==> flow/design.v <==
module half_adder(a, b, sum, carry);
	input a, b;
	output sum, carry;
	assign sum = a^b;
	assign carry = a&b;
endmodule
module add4b(a,b,sum);
	input [3:0] a,b;
	output [3:0] sum;
	wire [3:0] sum;
	assign sum = a + b;
endmodule
module add6b(a, b, sum);
	input [5:0] a,b;
	output [5:0] sum;
	wire [5:0] sum;
	assign sum = a + b;
endmodule
module add8b(a,b,sum);
	input [7:0] a,b;
	output [7:0] sum;
	wire [7:0] sum;
	assign sum = a + b;
endmodule
module add12b(a,b,sum);
	input [11:0] a,b;
	output [11:0] sum;
	wire [11:0] sum;
	assign sum = a + b;
endmodule
module add16b(a,b,sum);
	input [15:0] a,b;
	output [15:0] sum;
	wire [15:0] sum;
	assign sum = a + b;
endmodule
module add24b(a,b,sum);
	input [23:0] a,b;
	output [23:0] sum;
	wire [23:0] sum;
	assign sum = a + b;
endmodule
module add32b(a,b,sum);
	input [31:0] a,b;
	output [31:0] sum;
	wire [31:0] sum;
	assign sum = a + b;
endmodule
module add48b (
    input [47:0] a,
    input [47:0] b,
    output [47:0] sum
);
    assign sum = a + b;
endmodule
module vedic_multiplier_2x2(a, b, result_2x2);
	input[1:0] a, b;
	output[3:0] result_2x2;
	wire[3:0] temp;
	assign result_2x2[0] = a[0] & b[0];
	assign temp[0] = a[0] & b[1];
	assign temp[1] = a[1] & b[0];
	assign temp[2] = a[1] & b[1];
	half_adder h1(temp[0], temp[1], result_2x2[1], temp[3]);
	half_adder h2(temp[2], temp[3], result_2x2[2], result_2x2[3]);
endmodule
module vedic_multiplier_4x4(a, b, result_4x4);
	input[3:0] a, b;
	output[7:0] result_4x4;
	wire[3:0] q0, q1, q2, q3, w0, w1;
	wire[5:0] w2, w3, w4, w5, w6;
	vedic_multiplier_2x2 v2_0(a[1:0], b[1:0], q0[3:0]);
	vedic_multiplier_2x2 v2_1(a[1:0], b[3:2], q1[3:0]);
	vedic_multiplier_2x2 v2_2(a[3:2], b[1:0], q2[3:0]);
	vedic_multiplier_2x2 v2_3(a[3:2], b[3:2], q3[3:0]);
	assign w0[3:0] = {2'b0, q0[3:2]};
	add4b a4_0(w0[3:0], q1[3:0], w1[3:0]);
	assign w2 = {2'b0, q2[3:0]};
	assign w3 = {q3[3:0], 2'b0};
	add6b a6_0(w2, w3, w4);
	assign w5 = {2'b0, w1[3:0]};
	add6b a6_1(w4, w5, w6);
	assign result_4x4[7:2] = w6[5:0];
	assign result_4x4[1:0] = q0[1:0];
endmodule
module vedic_multiplier_8x8(a, b, result_8x8);
	input[7:0] a, b;
	output[15:0] result_8x8;
	wire[15:0] q0, q1, q2, q3;
	wire[7:0] w0, w1;
	wire[11:0] w2, w3, w4, w5, w6;
	vedic_multiplier_4x4 v4_0(a[3:0], b[3:0], q0[15:0]);
	vedic_multiplier_4x4 v4_1(a[3:0], b[7:4], q1[15:0]);
	vedic_multiplier_4x4 v4_2(a[7:4], b[3:0], q2[15:0]);
	vedic_multiplier_4x4 v4_3(a[7:4], b[7:4], q3[15:0]);
   assign w0[7:0] = {4'b0, q0[7:4]};
	add8b a8_0(w0, q1, w1);
	assign w2 = {4'b0, q2[7:0]};
	assign w3 = {q3[7:0], 4'b0};
	add12b a12_0(w2, w3, w4);
	assign w5 = {4'b0, w1[7:0]};
	add12b a12_1(w4, w5, w6);
	assign result_8x8[15:4] = w6[11:0];
	assign result_8x8[3:0] = q0[3:0];
endmodule
module vedic_multiplier_16x16(a, b, result_16x16);
	input[15:0] a, b;
	output[31:0] result_16x16;
	wire[15:0] q0, q1, q2, q3;
	wire[15:0] w0, w1;
	wire[23:0] w2, w3, w4, w5, w6;
	vedic_multiplier_8x8 v8_0(a[7:0], b[7:0], q0[15:0]);
	vedic_multiplier_8x8 v8_1(a[7:0], b[15:8], q1[15:0]);
	vedic_multiplier_8x8 v8_2(a[15:8], b[7:0], q2[15:0]);
	vedic_multiplier_8x8 v8_3(a[15:8], b[15:8], q3[15:0]);
   assign w0[15:0] = {8'b0, q0[15:8]};
	add16b a16_0(w0, q1, w1);
	assign w2 = {8'b0, q2[15:0]};
	assign w3 = {q3[15:0], 8'b0};
	add24b a24_0(w2, w3, w4);
	assign w5 = {8'b0, w1[15:0]};
	add24b a24_1(w4, w5, w6);
	assign result_16x16[31:8] = w6[23:0];
	assign result_16x16[7:0] = q0[7:0];
endmodule
module vedic_multiplier_32x32_pipelined(
    input clk,
    input [31:0] a, b,
    output reg [63:0] result_32x32
);
    wire [31:0] q0, q1, q2, q3;
    reg [31:0] q0_reg, q1_reg, q2_reg, q3_reg;
    reg [31:0] w1_reg;
    reg [47:0] w2, w3, w4_reg, w5_reg, w6_reg;
    reg [15:0] lo_d1, lo_d2, lo_d3;
    vedic_multiplier_16x16 v16_0(.a(a[15:0]), .b(b[15:0]), .result_16x16(q0));
    vedic_multiplier_16x16 v16_1(.a(a[15:0]), .b(b[31:16]), .result_16x16(q1));
    vedic_multiplier_16x16 v16_2(.a(a[31:16]), .b(b[15:0]), .result_16x16(q2));
    vedic_multiplier_16x16 v16_3(.a(a[31:16]), .b(b[31:16]), .result_16x16(q3));
    always @(posedge clk) begin
        q0_reg <= q0;
        q1_reg <= q1;
        q2_reg <= q2;
        q3_reg <= q3;
    end
    always @(posedge clk) begin
        w1_reg <= {16'b0, q0_reg[31:16]} + q1_reg;
    end
    always @(posedge clk) begin
        w2 <= {16'b0, q2_reg};
        w3 <= {q3_reg, 16'b0};
        w4_reg <= w2 + w3;
    end
    always @(posedge clk) begin
        w5_reg <= {16'b0, w1_reg};
        w6_reg <= w4_reg + w5_reg;
    end
    always @(posedge clk) begin
        lo_d1 <= q0_reg[15:0];
        lo_d2 <= lo_d1;
        lo_d3 <= lo_d2;
    end
	 always @(posedge clk) begin
	     result_32x32[63:16] <= w6_reg;
        result_32x32[15:0] <= lo_d3;
	 end 
endmodule
# Step by step through the tools: vedic_multiplier_32x32_pipelined
# What the tools print for vedic_multiplier_32x32_pipelined, step after step.
# Line numbers count from 1 in the design file above.
# Operators carry their Yosys type and port widths (W data, S select, Z words).
# Library cell names are shortened.
# Not given: -
# setup
top_module	vedic_multiplier_32x32_pipelined
clk_port	clk
cell_library	sky130hd
lib_corner	tt_025C_1v80

# Word level
# Counts by Yosys on the flattened word-level netlist (proc, flatten, opt, wreduce; memories kept). Register bits leave out memories and registers merged into their read ports (data or address); mux counts leave out enables and synchronous resets folded into registers. Print and check cells are left out. Cells with the same type and inputs are merged into one.
# word_totals
latch_bits	0
output_inout_bits	64
register_bits	464
ramBits	0
word_cells	2317
n_memories	0
mem_bits_ro	0
clocked_rd_ports_x_width	0
# classes
mul	0
n_eq	0
n_cmp	0
n_reduce_logical	0
logic	2048
n_addsub	255
shifts	0
div	0
muxes	0
# op_table
operator	count
$and A1 B1 Y1	1536
$xor A1 B1 Y1	512
$add A4 B6 Y6	64
$add A6 B4 Y6	64
$add A2 B4 Y4	64
$add A12 B8 Y12	16
$add A8 B12 Y12	16
$add A4 B8 Y8	16
$add A16 B24 Y24	4
$add A24 B16 Y24	4
$add A8 B16 Y16	4
$add A32 B48 Y48	1
$add A48 B32 Y48	1
$add A16 B32 Y32	1

# Longest topological paths
# Depth = most cells in a row (Yosys ltp): at word level without a register or memory, in the mapped netlist without a sequential cell, where the memories' decode and read muxes count.
# depth
word_depth	9
ABC_AREA	0
depth_mapped	47
ltp_nobuf	46

# Synthesis result
# Yosys stat after the flow's synthesis: flattened, memories mapped to cells. It holds for the ABC_AREA given above (unset counts as 0); a run with the other value may have another netlist.
# mapped
flip_flops	464
stdcells	6801
area_um2	62214.7
buf_cells	201
# types
cell	count
ha_1	1472
dfxtp_1	464
fa_1	395
and2_1	971
xnor2_1	561
inv_1	787
a21o_1	291
a21oi_1	346
xor2_1	196
nand2_1	247
clkbuf_1	200
nor2_1	176
o21ai_0	103
o21a_1	51
nor2b_1	59
nand3_1	59
o21bai_1	37
nor3_1	50
# Other cell types: 57; their cells: 336.
# By module: a second synthesis without flattening, with its own total; a netlist apart from the flattened one above.
# hier_totals
hier_cells	9971
area_unflattened_um2	91410.2
# Rows give one instance, submodules left out.
# modules
module	cells	instances	area_um2	seq_area_um2
add6b	19	128	186.4	0.0
add12b	59	32	503.0	0.0
vedic_multiplier_32x32_pipelined	1019	1	13270.2	9288.9
add24b	167	8	1241.2	0.0
add4b	9	64	100.1	0.0
half_adder	1	512	12.5	0.0
vedic_multiplier_2x2	4	256	25.0	0.0
add8b	42	16	331.6	0.0
add16b	107	4	853.3	0.0
vedic_multiplier_4x4	1	64	3.8	0.0
vedic_multiplier_8x8	1	16	3.8	0.0
vedic_multiplier_16x16	1	4	3.8	0.0

# Timing after synthesis
# Source: OpenSTA report_checks on the synthesized netlist (no wires, ideal clock, input and output delay 20% of the period each), path of least setup slack; recovery checks are left aside. Register names are those of the netlist, which keeps one name where synthesis merged equal registers.
# synth_path
path_type	input-to-reg
start	input port a[0]
end	register q1_reg[29]
path_delay_ps	9011
setup_time_ps	128
path_slack_ps	189
t_first_pin_ps	2300
stages	43
arrival_time_ps	11183
clock_period_ps	11500
period_less_setup_slack_ps	11311
# "path_delay_ps" = arrival - input delay + setup time.
# "stages": output pins that drive a net of the path, with the launching flip-flop's if there is one; two outputs of one cell count as two.
# "period_less_setup_slack_ps" = period - worst setup slack (recovery checks aside). The figure is calculated, with input and output delays left at 20% of the set period.
# The rows between start and end are the longest chain of elaborated cells between them; the timing report does not say that the signal goes this way. Where chains are equally long, one stands for them.
# A line is the first line of the expression or statement that the cell stems from. Yosys adds cells for indexed reads and writes and turns some case tables into memories.
# synth_between
path_cell_list	clkbuf_1 -> and2_1 -> ha_1 -> ha_1 -> ha_1 -> fa_1 -> xnor2_1 -> fa_1 -> fa_1 -> inv_1 -> ha_1 -> fa_1 -> a21oi_1 -> nor2_1 -> nor2_1 -> xor2_1 -> fa_1 -> ha_1 -> [7 not listed] -> ha_1 -> nand3_1 -> o211ai_1 -> o41ai_1 -> nand2b_1 -> a21boi_0 -> nand3_1 -> xor2_1 -> fa_1 -> inv_1 -> ha_1 -> or2_2 -> a21oi_1 -> a311oi_1 -> o21a_1 -> o21ai_0 -> nor3b_1 -> xor2_1
elab_chain_cells	9
cone_cells	60
cone_lines	10
cone_classes	add/sub (14); logic (46)
# synth_lines
item	line_no	source
from (decl)	128	input [31:0] a, b,
$and A1 B1 Y1	61	assign temp[0] = a[0] & b[1];
$and A1 B1 Y1	5	assign carry = a&b;
$xor A1 B1 Y1	4	assign sum = a^b;
$add A2 B4 Y4	11	assign sum = a + b;
$add A6 B4 Y6	17	assign sum = a + b;
$add A4 B8 Y8	23	assign sum = a + b;
$add A12 B8 Y12	29	assign sum = a + b;
$add A8 B16 Y16	35	assign sum = a + b;
$add A24 B16 Y24	41	assign sum = a + b;
to (assign)	142	q1_reg <= q1;
to (decl)	132	reg [31:0] q0_reg, q1_reg, q2_reg, q3_reg;

# Worst path after layout
# From the final timing report of stored run 1: the path of least setup slack in the routed layout; clock arrival at registers is part of the times.
# The report prints the path's times to 10 ps; the period is as set.
# layout_path
path_type	input-to-reg
start	input port b[17]
end	register q1_reg[27]
stages	45
setup_time_ps	120
arrival_time_ps	10990
path_slack_ps	690
clock_period_ps	11200
t_first_pin_ps	2240
# The rows between start and end are the longest chain of elaborated cells between them; the timing report does not say that the signal goes this way. Where chains are equally long, one stands for them.
# layout_between
path_cell_list	buf_6 -> buf_12 -> and2_4 -> ha_4 -> ha_4 -> ha_4 -> fa_2 -> ha_1 -> ha_1 -> inv_1 -> fa_2 -> inv_1 -> ha_2 -> fa_2 -> a21oi_2 -> nor2_2 -> nor2_2 -> xor2_1 -> [9 not listed] -> ha_1 -> nand3_1 -> o211ai_1 -> o41ai_2 -> nand2b_4 -> a21boi_4 -> xnor2_2 -> fa_1 -> inv_1 -> ha_4 -> o21a_1 -> o21a_1 -> o2111ai_2 -> a311oi_2 -> o21a_1 -> o21ai_2 -> nand2b_4 -> xnor2_2
elab_chain_cells	9
cone_cells	68
cone_lines	10
cone_classes	add/sub (21); logic (47)
# layout_lines
item	line_no	source
from (decl)	128	input [31:0] a, b,
$and A1 B1 Y1	61	assign temp[0] = a[0] & b[1];
$and A1 B1 Y1	5	assign carry = a&b;
$xor A1 B1 Y1	4	assign sum = a^b;
$add A4 B6 Y6	17	assign sum = a + b;
$add A6 B4 Y6	17
$add A4 B8 Y8	23	assign sum = a + b;
$add A12 B8 Y12	29	assign sum = a + b;
$add A16 B24 Y24	41	assign sum = a + b;
$add A24 B16 Y24	41
to (assign)	142	q1_reg <= q1;
to (decl)	132	reg [31:0] q0_reg, q1_reg, q2_reg, q3_reg;

Data sheet: physical implementation of vedic_multiplier_32x32_pipelined

4 stored runs of vedic_multiplier_32x32_pipelined in the flow (synthesis by Yosys, layout by OpenROAD, sky130hd cells), in arbitrary order. Constraints: input delay and output delay 20% of the set period each, output load 0.01 pF.
By "period_less_ws_ps" is meant the clock period of the run minus its worst setup slack. This is arithmetic on one report: input and output delays are still those of the set period (20% each).

Stored run 1, flow files:
==> flow/run.sh <==
#!/bin/bash
# the make line also repeats the synthesis and layout settings of config.mk as NAME=value (left out here)
make -C /OpenROAD-flow-scripts/flow DESIGN_CONFIG=/design/flow/config.mk WORK_HOME=/design/flow/orfs CLKGATE_MAP_FILE= finish
==> flow/config.mk <==
export PLATFORM = sky130hd
export DESIGN_NAME = vedic_multiplier_32x32_pipelined
export DESIGN_NICKNAME = vedic_multiplier_32x32_pipelined
export VERILOG_FILES = /design/flow/design.v
export SDC_FILE = /design/flow/constraint.sdc
export NUM_CORES = 4
export LEC_CHECK = 0
export CAP_MARGIN = 20
export CORE_MARGIN = 2
export CORE_UTILIZATION = 40
export SETUP_SLACK_MARGIN = 0.41
export SLEW_MARGIN = 20
==> flow/constraint.sdc <==
create_clock -name core_clock -period 11.2 [get_ports {clk}]
set_input_delay 2.2400 -clock core_clock [delete_from_list [all_inputs] [get_ports {clk}]]
set_output_delay 2.2400 -clock core_clock [all_outputs]
set_load 0.01 [all_outputs]

==> results of stored run 1, as CSV <==
result,value
synth_chip_area_um2,62214.7
die_area_um2,158707.0
stdcell_area_um2,72707.2
worst_setup_slack_ps,691
tns_setup_ps,0
final_hold_ws_ps,319
period_less_ws_ps,10509

Stored run 2, flow files:
==> flow/run.sh <==
#!/bin/bash
# the make line also repeats the synthesis and layout settings of config.mk as NAME=value (left out here)
make -C /OpenROAD-flow-scripts/flow DESIGN_CONFIG=/design/flow/config.mk WORK_HOME=/design/flow/orfs CLKGATE_MAP_FILE= finish
==> flow/config.mk <==
export PLATFORM = sky130hd
export DESIGN_NAME = vedic_multiplier_32x32_pipelined
export DESIGN_NICKNAME = vedic_multiplier_32x32_pipelined
export VERILOG_FILES = /design/flow/design.v
export SDC_FILE = /design/flow/constraint.sdc
export NUM_CORES = 4
export LEC_CHECK = 0
export CAP_MARGIN = 20
export CELL_PAD_IN_SITES_DETAIL_PLACEMENT = 2
export CORE_MARGIN = 7
export CORE_UTILIZATION = 34
export CTS_CLUSTER_SIZE = 13
export MIN_ROUTING_LAYER = met1
export PLACE_DENSITY_LB_ADDON = 0.18
export SETUP_SLACK_MARGIN = -0.12
export SLEW_MARGIN = 20
==> flow/constraint.sdc <==
create_clock -name core_clock -period 17.6 [get_ports {clk}]
set_input_delay 3.5200 -clock core_clock [delete_from_list [all_inputs] [get_ports {clk}]]
set_output_delay 3.5200 -clock core_clock [all_outputs]
set_load 0.01 [all_outputs]

==> results of stored run 2, as CSV <==
result,value
synth_chip_area_um2,62214.7
die_area_um2,195156.0
stdcell_area_um2,68211.7
worst_setup_slack_ps,3626
tns_setup_ps,0
final_hold_ws_ps,301
period_less_ws_ps,13974

Stored run 3, flow files:
==> flow/run.sh <==
#!/bin/bash
# the make line also repeats the synthesis and layout settings of config.mk as NAME=value (left out here)
make -C /OpenROAD-flow-scripts/flow DESIGN_CONFIG=/design/flow/config.mk WORK_HOME=/design/flow/orfs CLKGATE_MAP_FILE= finish
==> flow/config.mk <==
export PLATFORM = sky130hd
export DESIGN_NAME = vedic_multiplier_32x32_pipelined
export DESIGN_NICKNAME = vedic_multiplier_32x32_pipelined
export VERILOG_FILES = /design/flow/design.v
export SDC_FILE = /design/flow/constraint.sdc
export NUM_CORES = 4
export LEC_CHECK = 0
export CAP_MARGIN = 20
export CORE_MARGIN = 2
export CORE_UTILIZATION = 40
export SLEW_MARGIN = 20
==> flow/constraint.sdc <==
create_clock -name core_clock -period 11.2 [get_ports {clk}]
set_input_delay 2.2400 -clock core_clock [delete_from_list [all_inputs] [get_ports {clk}]]
set_output_delay 2.2400 -clock core_clock [all_outputs]
set_load 0.01 [all_outputs]

==> results of stored run 3, as CSV <==
result,value
synth_chip_area_um2,62214.7
die_area_um2,158707.0
stdcell_area_um2,72193.0
worst_setup_slack_ps,330
tns_setup_ps,0
final_hold_ws_ps,315
period_less_ws_ps,10870

Stored run 4, flow files:
==> flow/run.sh <==
#!/bin/bash
# the make line also repeats the synthesis and layout settings of config.mk as NAME=value (left out here)
make -C /OpenROAD-flow-scripts/flow DESIGN_CONFIG=/design/flow/config.mk WORK_HOME=/design/flow/orfs CLKGATE_MAP_FILE= finish
==> flow/config.mk <==
export PLATFORM = sky130hd
export DESIGN_NAME = vedic_multiplier_32x32_pipelined
export DESIGN_NICKNAME = vedic_multiplier_32x32_pipelined
export VERILOG_FILES = /design/flow/design.v
export SDC_FILE = /design/flow/constraint.sdc
export NUM_CORES = 4
export LEC_CHECK = 0
export ABC_AREA = 0
export CAP_MARGIN = 10
export CORE_MARGIN = 2
export CORE_UTILIZATION = 30
export GPL_ROUTABILITY_DRIVEN = 0
export GPL_TIMING_DRIVEN = 0
export HOLD_SLACK_MARGIN = 0.03
export SLEW_MARGIN = 20
==> flow/constraint.sdc <==
create_clock -name core_clock -period 8.14 [get_ports {clk}]
set_input_delay 1.6280 -clock core_clock [delete_from_list [all_inputs] [get_ports {clk}]]
set_output_delay 1.6280 -clock core_clock [all_outputs]
set_load 0.01 [all_outputs]

==> results of stored run 4, as CSV <==
result,value
synth_chip_area_um2,62214.7
die_area_um2,211039.0
stdcell_area_um2,74022.2
worst_setup_slack_ps,-1904
tns_setup_ps,-93450
final_hold_ws_ps,320
period_less_ws_ps,10044
